==> flow/design.v <==
module apb_master #(
    parameter DATA_WD = 8,
    parameter ADDR_WD = 8
) (
    input                         clk,
    input                         rst_n,
    input [DATA_WD + ADDR_WD : 0] cmd_in,
    input                         cmd_vld,
    input [DATA_WD - 1 : 0]       prdata,
    input                         pready,
    output                        cmd_rdy,
    output                        psel,
    output                        penable,
    output                        pwrite,
    output [ADDR_WD - 1 : 0]      paddr,
    output [DATA_WD - 1 : 0]      pwdata,
    output                        read_vld,
    output [DATA_WD - 1 : 0]      read_data
);
localparam [1:0] IDLE = 2'b00;
localparam [1:0] SETUP = 2'b01;
localparam [1:0] ACCESS = 2'b11;
reg [1:0] state,next_state;
reg r_psel,r_penable;
assign psel = r_psel;
assign penable = r_penable;
reg [DATA_WD + ADDR_WD : 0] r_cmd_in;
wire cmd_fire;
assign cmd_fire = cmd_vld && cmd_rdy;
assign cmd_rdy = state == IDLE;
always @(posedge clk or negedge rst_n) begin
    if(!rst_n) begin
        state <= IDLE;
    end
    else begin
        state <= next_state;
    end
end
always @(*) begin
    case(state)
        IDLE: begin
            if(cmd_fire) begin
                next_state = SETUP;
            end
            else begin
                next_state = IDLE;
            end
        end
        SETUP: begin
            next_state = ACCESS;
        end
        ACCESS: begin
            if(pready) begin
                next_state = IDLE;
            end
            else begin
                next_state = ACCESS;
            end
        end
        default: begin
            next_state = IDLE;
        end
    endcase
end
always @(*) begin
    r_psel = 'b0;
    r_penable = 'b0;
    case(state)
        IDLE: begin
        end
        SETUP: begin
            r_psel = 1'b1;
        end
        ACCESS: begin
            r_psel = 1'b1;
            r_penable = 1'b1;
        end
        default: begin
        end
    endcase
end
always @(posedge clk or negedge rst_n) begin
    if(!rst_n) begin
        r_cmd_in <= 'b0;
    end
    else if(cmd_fire) begin
        r_cmd_in <= cmd_in;
    end
end
assign paddr  = r_cmd_in[DATA_WD + ADDR_WD - 1 : DATA_WD];
assign pwdata = r_cmd_in[DATA_WD - 1 : 0];
assign pwrite = r_cmd_in[DATA_WD + ADDR_WD];
assign read_data = prdata;
assign read_vld = ~pwrite && pready;
endmodule
module apb_slave #(
    parameter DATA_WD = 8,
    parameter ADDR_WD = 8 
) (
    input                    clk,
    input                    rst_n,
    input                    psel,
    input                    penable,
    input                    pwrite,
    input  [ADDR_WD - 1 : 0] paddr,
    input  [DATA_WD - 1 : 0] pwdata,
    output [DATA_WD - 1 : 0] prdata,
    output                   pready
);
localparam ADDR_MAX = (1 << ADDR_WD);
reg [DATA_WD - 1 : 0] mem [ADDR_MAX - 1 : 0];
localparam [1:0] IDLE = 2'b00;
localparam [1:0] SETUP = 2'b01;
localparam [1:0] ACCESS = 2'b11; 
reg [1:0] state,next_state;
wire apb_fire;
assign apb_fire = psel && penable && pready;
always @(posedge clk or negedge rst_n) begin
    if(!rst_n) begin
        state <= IDLE;
    end
    else begin
        state <= next_state;
    end
end
always @(*) begin
    case(state) 
        IDLE: begin
            if(psel) begin
                next_state = SETUP;
            end
            else begin
                next_state = IDLE;
            end
        end
        SETUP: begin
            next_state = ACCESS;
        end
        ACCESS: begin
            if(!pready) begin
                next_state = ACCESS;
            end
            else if(psel) begin
                next_state = SETUP;
            end
            else begin
                next_state = IDLE;
            end
        end
        default: begin
            next_state = IDLE;
        end
    endcase
end
reg r_pready;
assign pready = r_pready;
always @(*) begin
    case(state)
        IDLE: begin
            r_pready = 1'b0;            
        end 
        SETUP: begin
            r_pready = 1'b0;            
        end
        ACCESS: begin
            if(psel && penable) begin
                r_pready = 1'b1;
            end
            else begin
                r_pready = 1'b0;
            end
        end
        default: begin
            r_pready = 1'b0;
        end
    endcase
end
always @(posedge clk) begin
    if(apb_fire && pwrite) begin
        mem[paddr] <= pwdata;
    end
end
assign prdata = mem[paddr];
endmodule
module apb_top #(
    parameter DATA_WD = 8,
    parameter ADDR_WD = 8 
) (
    input                         clk,
    input                         rst_n,
    input [DATA_WD + ADDR_WD : 0] cmd_in,
    input                         cmd_vld,
    output                        cmd_rdy,
    output                        read_vld,
    output [DATA_WD - 1 : 0]      read_data
);
    wire psel,penable,pwrite,pready;
    wire [DATA_WD - 1 : 0] pwdata;
    wire [ADDR_WD - 1 : 0] paddr;
    wire [DATA_WD - 1 : 0] prdata;
   apb_master  #(
              .DATA_WD(DATA_WD),
              .ADDR_WD(ADDR_WD)
            )u_apb_master(
              .clk(clk),
              .rst_n(rst_n),
              .cmd_in(cmd_in),
              .cmd_vld(cmd_vld),
              .prdata(prdata),
              .pready(pready),
              .cmd_rdy(cmd_rdy),
              .psel(psel),
              .penable(penable),
              .pwrite(pwrite),
              .paddr(paddr),
              .pwdata(pwdata),
              .read_vld(read_vld),
              .read_data(read_data)
            );
   apb_slave  #(
             .DATA_WD(DATA_WD),
             .ADDR_WD(ADDR_WD)
           )u_apb_slave(
             .clk(clk),
             .rst_n(rst_n),
             .psel(psel),
             .penable(penable),
             .pwrite(pwrite),
             .paddr(paddr),
             .pwdata(pwdata),
             .prdata(prdata),
             .pready(pready)
           );
endmodule
From RTL to reports: apb_top
What the tools print for apb_top, step after step.
Lines are those of the file above, counted from 1.
Operators carry their Yosys type and port widths (W data, S select, Z words).
The mark n/a stands for no value.
Inputs
  top module: apb_top
  clock input: clk
  standard-cell library: sky130hd
  timing corner: tt_025C_1v80

After elaboration
Source: Yosys, flattened and elaborated, memories not mapped. Widths are those after wreduce; folded enables and synchronous resets count as part of the registers. Registers that Yosys merges into a memory's read port (data or address) are not register bits. Print and check cells do not count. Equal cells are merged and count once.
Memory sizes are those after Yosys's memory passes, which may raise the word count (mostly to a power of two), join words into wider ones and drop unused or constant bits.
Bit counts
  flip-flop bits (word level): 21
  RAM bits: 2048
  memories: 1
  input bits: 20
  output and inout port bits: 10
  word-level cells: 30
Memory list
  u_apb_slave.mem: words 256, width 8, rd ports 1, write ports 1, RTL line 111  | reg [DATA_WD - 1 : 0] mem [ADDR_MAX - 1 : 0];
Cells by class
  equal/unequal tests: 4
  multiplexer cells: 13
  bitwise gates (word level): 1
  reductions and logical operators: 8
Operators with widths (number)
  $mux W8: 2
  $pmux W2 S3: 2
  $mux W1: 7
  $logic_and A1 B1 Y1: 5
  $eq A2 B1 Y1 const B: 2
  $eq A2 B2 Y1 const B: 2
  $logic_not A2 Y1: 2
  $mux W2: 2
  $reduce_or A2 Y1: 1
  $not A1 Y1: 1

Depth
Yosys ltp: most cells in a row. Word level: on the elaborated netlist, between registers, memories and ports. Mapped: between sequential cells and ports; inverters and the memories' decode and read muxes count.
Depth
  word-level depth: 9
  ABC_AREA: 0
  gate-level depth with buffers: 9
  mapped depth without buffers: 5

Synthesis result
Yosys stat after the flow's synthesis: flattened, memories mapped to cells. It holds for the ABC_AREA given above (unset counts as 0); a run with the other value may have another netlist.
The area totals of this step are shown rounded.
Cell types
  sky130_fd_sc_hd__edfxtp_1: number 2048, total area 6.15E+04 um2
  sky130_fd_sc_hd__mux4_2: number 512, total area 1.15E+04 um2
  sky130_fd_sc_hd__a22oi_1: number 256, total area 1.92E+03 um2
  sky130_fd_sc_hd__nor2_1: number 264, total area 990.95 um2
  sky130_fd_sc_hd__a21oi_1: number 129, total area 645.619 um2
  sky130_fd_sc_hd__clkbuf_1: number 151, total area 566.794 um2
  sky130_fd_sc_hd__dfrtp_1: number 21, total area 525.504 um2
  sky130_fd_sc_hd__o41ai_1: number 32, total area 280.269 um2
  sky130_fd_sc_hd__buf_2: number 39, total area 195.187 um2
  sky130_fd_sc_hd__mux2_2: number 16, total area 180.173 um2
  sky130_fd_sc_hd__nand2_1: number 32, total area 120.115 um2
  sky130_fd_sc_hd__buf_4: number 12, total area 90.086 um2
  sky130_fd_sc_hd__buf_6: number 8, total area 90.086 um2
  sky130_fd_sc_hd__buf_1: number 16, total area 60.058 um2
  sky130_fd_sc_hd__nand4_1: number 9, total area 56.304 um2
  sky130_fd_sc_hd__dfstp_2: number 2, total area 52.55 um2
  sky130_fd_sc_hd__nor2b_1: number 6, total area 37.536 um2
  sky130_fd_sc_hd__nand3_1: number 5, total area 25.024 um2
Not listed: further types 9, cells in them 16.
Mapped netlist
  cell count: 3574
  mapped area: 79000 um2
  sequential part of the area: 62100 um2
  mapped flip-flops: 2071
  buffers: 226
The figures by module come from a second, unflattened synthesis with its own total; it is not the netlist above.
Unflattened totals
  cell total of the unflattened synthesis: 3581
  area (unflattened synthesis): 79000 um2
Each row is one instance without its submodules.
By module
  apb_slave: instances 1, cells 3526, area 78200 um2, sequential area 61600 um2
  apb_master: instances 1, cells 55, area 851 um2, sequential area 502 um2
  apb_top: instances 1, cells 0, area 0.0 um2, sequential area 0.0 um2

Path before layout
Path of least setup slack by OpenSTA after synthesis, without wires, with an ideal clock, recovery checks aside; 20% of the period is set as input and as output delay. Where synthesis merged equal registers, the netlist keeps one of their names.
Timing path after synthesis
  kind: register to register
  start point: reg u_apb_master.r_cmd_in[0]
  end point: mem u_apb_slave.mem[0][0]
  period: 6.0 ns
  setup time: 0.803 ns
  launch time at the first pin: 0.000 ns
  data arrival time: 3.179 ns
  data required time: 5.197 ns
  setup slack: 2.018 ns
  path delay: 3.982 ns
  stages: 1
  buffers on the path: 0
  synthesis period reached: 3.982 ns
"path delay" is the arrival time less input delay plus setup time.
"stages": output pins that drive a net of the path, with the launching flip-flop's if there is one; two outputs of one cell count as two.
"synthesis period reached" = period - worst setup slack (recovery checks aside). The figure is calculated, with input and output delays left at 20% of the set period.
Between the ends stands the longest chain of elaborated cells between them, by number of cells; it is not shown to be the way that was timed. Of several equally long chains one is given.
Each line given opens the expression or statement behind the cell; cells for indexed reads and writes are added by Yosys, which also makes memories of some case tables.
On the way, after synthesis
  cell sequence: sky130_fd_sc_hd__dfrtp_1
  cells in the longest elaborated chain: 1
  elaborated cells between the ends (all ways): 1
  RTL lines with such cells: 1
  classes of those cells: 1 x mux
Ends and longest elaborated chain, after synthesis
  from (decl): RTL line 27  | reg [DATA_WD + ADDR_WD : 0] r_cmd_in;
  from (assign): RTL line 84  | r_cmd_in <= 'b0;
  from (assign): RTL line 87  | r_cmd_in <= cmd_in;
  $mux W8: RTL line 179  | if(apb_fire && pwrite) begin
  to (decl): RTL line 111  | reg [DATA_WD - 1 : 0] mem [ADDR_MAX - 1 : 0];

Timing after layout
Path of least setup slack in the final report of run A (OpenROAD, finished layout, wires in). Where an end is a register, its clock arrival counts in the times.
Timing path after layout
  kind: register to output
  start point: reg u_apb_master.r_cmd_in[8]
  end point: out read_data[1]
  period: 3.59 ns
  external output delay: 0.72 ns
  launch time at the first pin: 0.81 ns
  data arrival time: 4.19 ns
  data required time: 2.87 ns
  setup slack: -1.32 ns
  stages: 14
  buffers on the path: 8
Between the ends stands the longest chain of elaborated cells between them, by number of cells; it is not shown to be the way that was timed. Of several equally long chains one is given.
A memory read counts as a cell of the chain, while the word-level depth stops at memories.
On the way, after layout
  cell sequence: sky130_fd_sc_hd__dfrtp_4 sky130_fd_sc_hd__buf_12 sky130_fd_sc_hd__buf_8 sky130_fd_sc_hd__buf_12 sky130_fd_sc_hd__buf_16 sky130_fd_sc_hd__buf_4 sky130_fd_sc_hd__buf_6 sky130_fd_sc_hd__mux4_2 sky130_fd_sc_hd__a22oi_2 sky130_fd_sc_hd__a21oi_2 sky130_fd_sc_hd__o41ai_4 sky130_fd_sc_hd__buf_4 sky130_fd_sc_hd__nand4_1 sky130_fd_sc_hd__buf_2
  cells in the longest elaborated chain: 1
  elaborated cells between the ends (all ways): 1
  RTL lines with such cells: 1
  classes of those cells: 1 x memory
Ends and longest elaborated chain, after layout
  from (decl): RTL line 27  | reg [DATA_WD + ADDR_WD : 0] r_cmd_in;
  from (assign): RTL line 84  | r_cmd_in <= 'b0;
  from (assign): RTL line 87  | r_cmd_in <= cmd_in;
  $mem_v2 Z256 W8: RTL line 111  | reg [DATA_WD - 1 : 0] mem [ADDR_MAX - 1 : 0];
  to (decl): RTL line 195  | output [DATA_WD - 1 : 0]      read_data

Add stored flow runs of apb_top

4 stored runs of apb_top in the flow (synthesis by Yosys, layout by OpenROAD, sky130hd cells), in arbitrary order. Constraints: input delay and output delay 20% of the set period each, output load 0.01 pF.
"worst setup path time" means the part of the period allowed to the worst setup path (the constraints hold back 20% at inputs and 20% at outputs) less its slack; where the path has registers, the arrival times of their clocks count too.
"power" is the tool's figure for a default switching activity; nothing was simulated.
Values from the reports are rounded here.

Run A
==> flow/run.sh <==
#!/bin/bash
# the make line also repeats the synthesis and layout settings of config.mk as NAME=value (left out here)
make -C /OpenROAD-flow-scripts/flow DESIGN_CONFIG=/design/flow/config.mk WORK_HOME=/design/flow/orfs CLKGATE_MAP_FILE= finish
==> flow/config.mk <==
export PLATFORM = sky130hd
export DESIGN_NAME = apb_top
export DESIGN_NICKNAME = apb_top
export VERILOG_FILES = /design/flow/design.v
export SDC_FILE = /design/flow/constraint.sdc
export NUM_CORES = 4
export LEC_CHECK = 0
export ABC_AREA = 0
export CAP_MARGIN = 15
export CELL_PAD_IN_SITES_DETAIL_PLACEMENT = 0
export CORE_ASPECT_RATIO = 1.51
export CORE_MARGIN = 3
export CORE_UTILIZATION = 40
export CTS_CLUSTER_SIZE = 13
export GPL_ROUTABILITY_DRIVEN = 1
export GPL_TIMING_DRIVEN = 1
export HOLD_SLACK_MARGIN = 0.1
export MAX_ROUTING_LAYER = met4
export MIN_ROUTING_LAYER = met2
export SLEW_MARGIN = 20
==> flow/constraint.sdc <==
create_clock -name core_clock -period 3.59 [get_ports {clk}]
set_input_delay 0.7180 -clock core_clock [delete_from_list [all_inputs] [get_ports {clk}]]
set_output_delay 0.7180 -clock core_clock [all_outputs]
set_load 0.01 [all_outputs]

==> results of run A <==
chip area after synthesis (Yosys): 79000 um2
die area: 203000 um2
utilization: 48.2%
worst setup slack after layout: -1.32 ns
total negative slack: -10.0 ns
power: 52500 uW
worst setup path time: 4.19 ns
worst setup path kind: register to output

Run B
==> flow/run.sh <==
#!/bin/bash
# the make line also repeats the synthesis and layout settings of config.mk as NAME=value (left out here)
make -C /OpenROAD-flow-scripts/flow DESIGN_CONFIG=/design/flow/config.mk WORK_HOME=/design/flow/orfs CLKGATE_MAP_FILE= finish
==> flow/config.mk <==
export PLATFORM = sky130hd
export DESIGN_NAME = apb_top
export DESIGN_NICKNAME = apb_top
export VERILOG_FILES = /design/flow/design.v
export SDC_FILE = /design/flow/constraint.sdc
export NUM_CORES = 4
export LEC_CHECK = 0
export CAP_MARGIN = 20
export CORE_MARGIN = 2
export CORE_UTILIZATION = 45
export PLACE_DENSITY = 0.6
export SETUP_SLACK_MARGIN = -0.4
export SLEW_MARGIN = 20
==> flow/constraint.sdc <==
create_clock -name core_clock -period 5.96 [get_ports {clk}]
set_input_delay 1.1920 -clock core_clock [delete_from_list [all_inputs] [get_ports {clk}]]
set_output_delay 1.1920 -clock core_clock [all_outputs]
set_load 0.01 [all_outputs]

==> results of run B <==
chip area after synthesis (Yosys): 79000 um2
die area: 179000 um2
utilization: 51.2%
worst setup slack after layout: -0.229 ns
total negative slack: -1.30 ns
power: 31600 uW
worst setup path time: 5.00 ns
worst setup path kind: register to output

Run C
==> flow/run.sh <==
#!/bin/bash
# the make line also repeats the synthesis and layout settings of config.mk as NAME=value (left out here)
make -C /OpenROAD-flow-scripts/flow DESIGN_CONFIG=/design/flow/config.mk WORK_HOME=/design/flow/orfs CLKGATE_MAP_FILE= finish
==> flow/config.mk <==
export PLATFORM = sky130hd
export DESIGN_NAME = apb_top
export DESIGN_NICKNAME = apb_top
export VERILOG_FILES = /design/flow/design.v
export SDC_FILE = /design/flow/constraint.sdc
export NUM_CORES = 4
export LEC_CHECK = 0
export ABC_AREA = 0
export CAP_MARGIN = 10
export CELL_PAD_IN_SITES_DETAIL_PLACEMENT = 0
export CORE_ASPECT_RATIO = 1.51
export CORE_MARGIN = 3
export CORE_UTILIZATION = 50
export CTS_CLUSTER_SIZE = 13
export GPL_ROUTABILITY_DRIVEN = 1
export GPL_TIMING_DRIVEN = 1
export HOLD_SLACK_MARGIN = 0.1
export MAX_ROUTING_LAYER = met5
export MIN_ROUTING_LAYER = met2
export SLEW_MARGIN = 20
==> flow/constraint.sdc <==
create_clock -name core_clock -period 3.59 [get_ports {clk}]
set_input_delay 0.7180 -clock core_clock [delete_from_list [all_inputs] [get_ports {clk}]]
set_output_delay 0.7180 -clock core_clock [all_outputs]
set_load 0.01 [all_outputs]

==> results of run C <==
chip area after synthesis (Yosys): 79000 um2
die area: 163000 um2
utilization: 59.9%
worst setup slack after layout: -1.48 ns
total negative slack: -10.7 ns
power: 52400 uW
worst setup path time: 4.35 ns
worst setup path kind: register to output

Run D
==> flow/run.sh <==
#!/bin/bash
# the make line also repeats the synthesis and layout settings of config.mk as NAME=value (left out here)
make -C /OpenROAD-flow-scripts/flow DESIGN_CONFIG=/design/flow/config.mk WORK_HOME=/design/flow/orfs CLKGATE_MAP_FILE= finish
==> flow/config.mk <==
export PLATFORM = sky130hd
export DESIGN_NAME = apb_top
export DESIGN_NICKNAME = apb_top
export VERILOG_FILES = /design/flow/design.v
export SDC_FILE = /design/flow/constraint.sdc
export NUM_CORES = 4
export LEC_CHECK = 0
export ABC_AREA = 1
export CAP_MARGIN = 20
export CELL_PAD_IN_SITES_GLOBAL_PLACEMENT = 1
export CORE_MARGIN = 2
export CORE_UTILIZATION = 50
export CTS_CLUSTER_DIAMETER = 218
export HOLD_SLACK_MARGIN = 0.08
export PLACE_DENSITY = 0.56
export SLEW_MARGIN = 20
export TNS_END_PERCENT = 70
==> flow/constraint.sdc <==
create_clock -name core_clock -period 7.65 [get_ports {clk}]
set_input_delay 1.5300 -clock core_clock [delete_from_list [all_inputs] [get_ports {clk}]]
set_output_delay 1.5300 -clock core_clock [all_outputs]
set_load 0.01 [all_outputs]

==> results of run D <==
chip area after synthesis (Yosys): 85300 um2
die area: 174000 um2
utilization: 55.7%
worst setup slack after layout: 0.731 ns
total negative slack: 0.000 ns
power: 26000 uW
worst setup path time: 5.39 ns
worst setup path kind: register to output
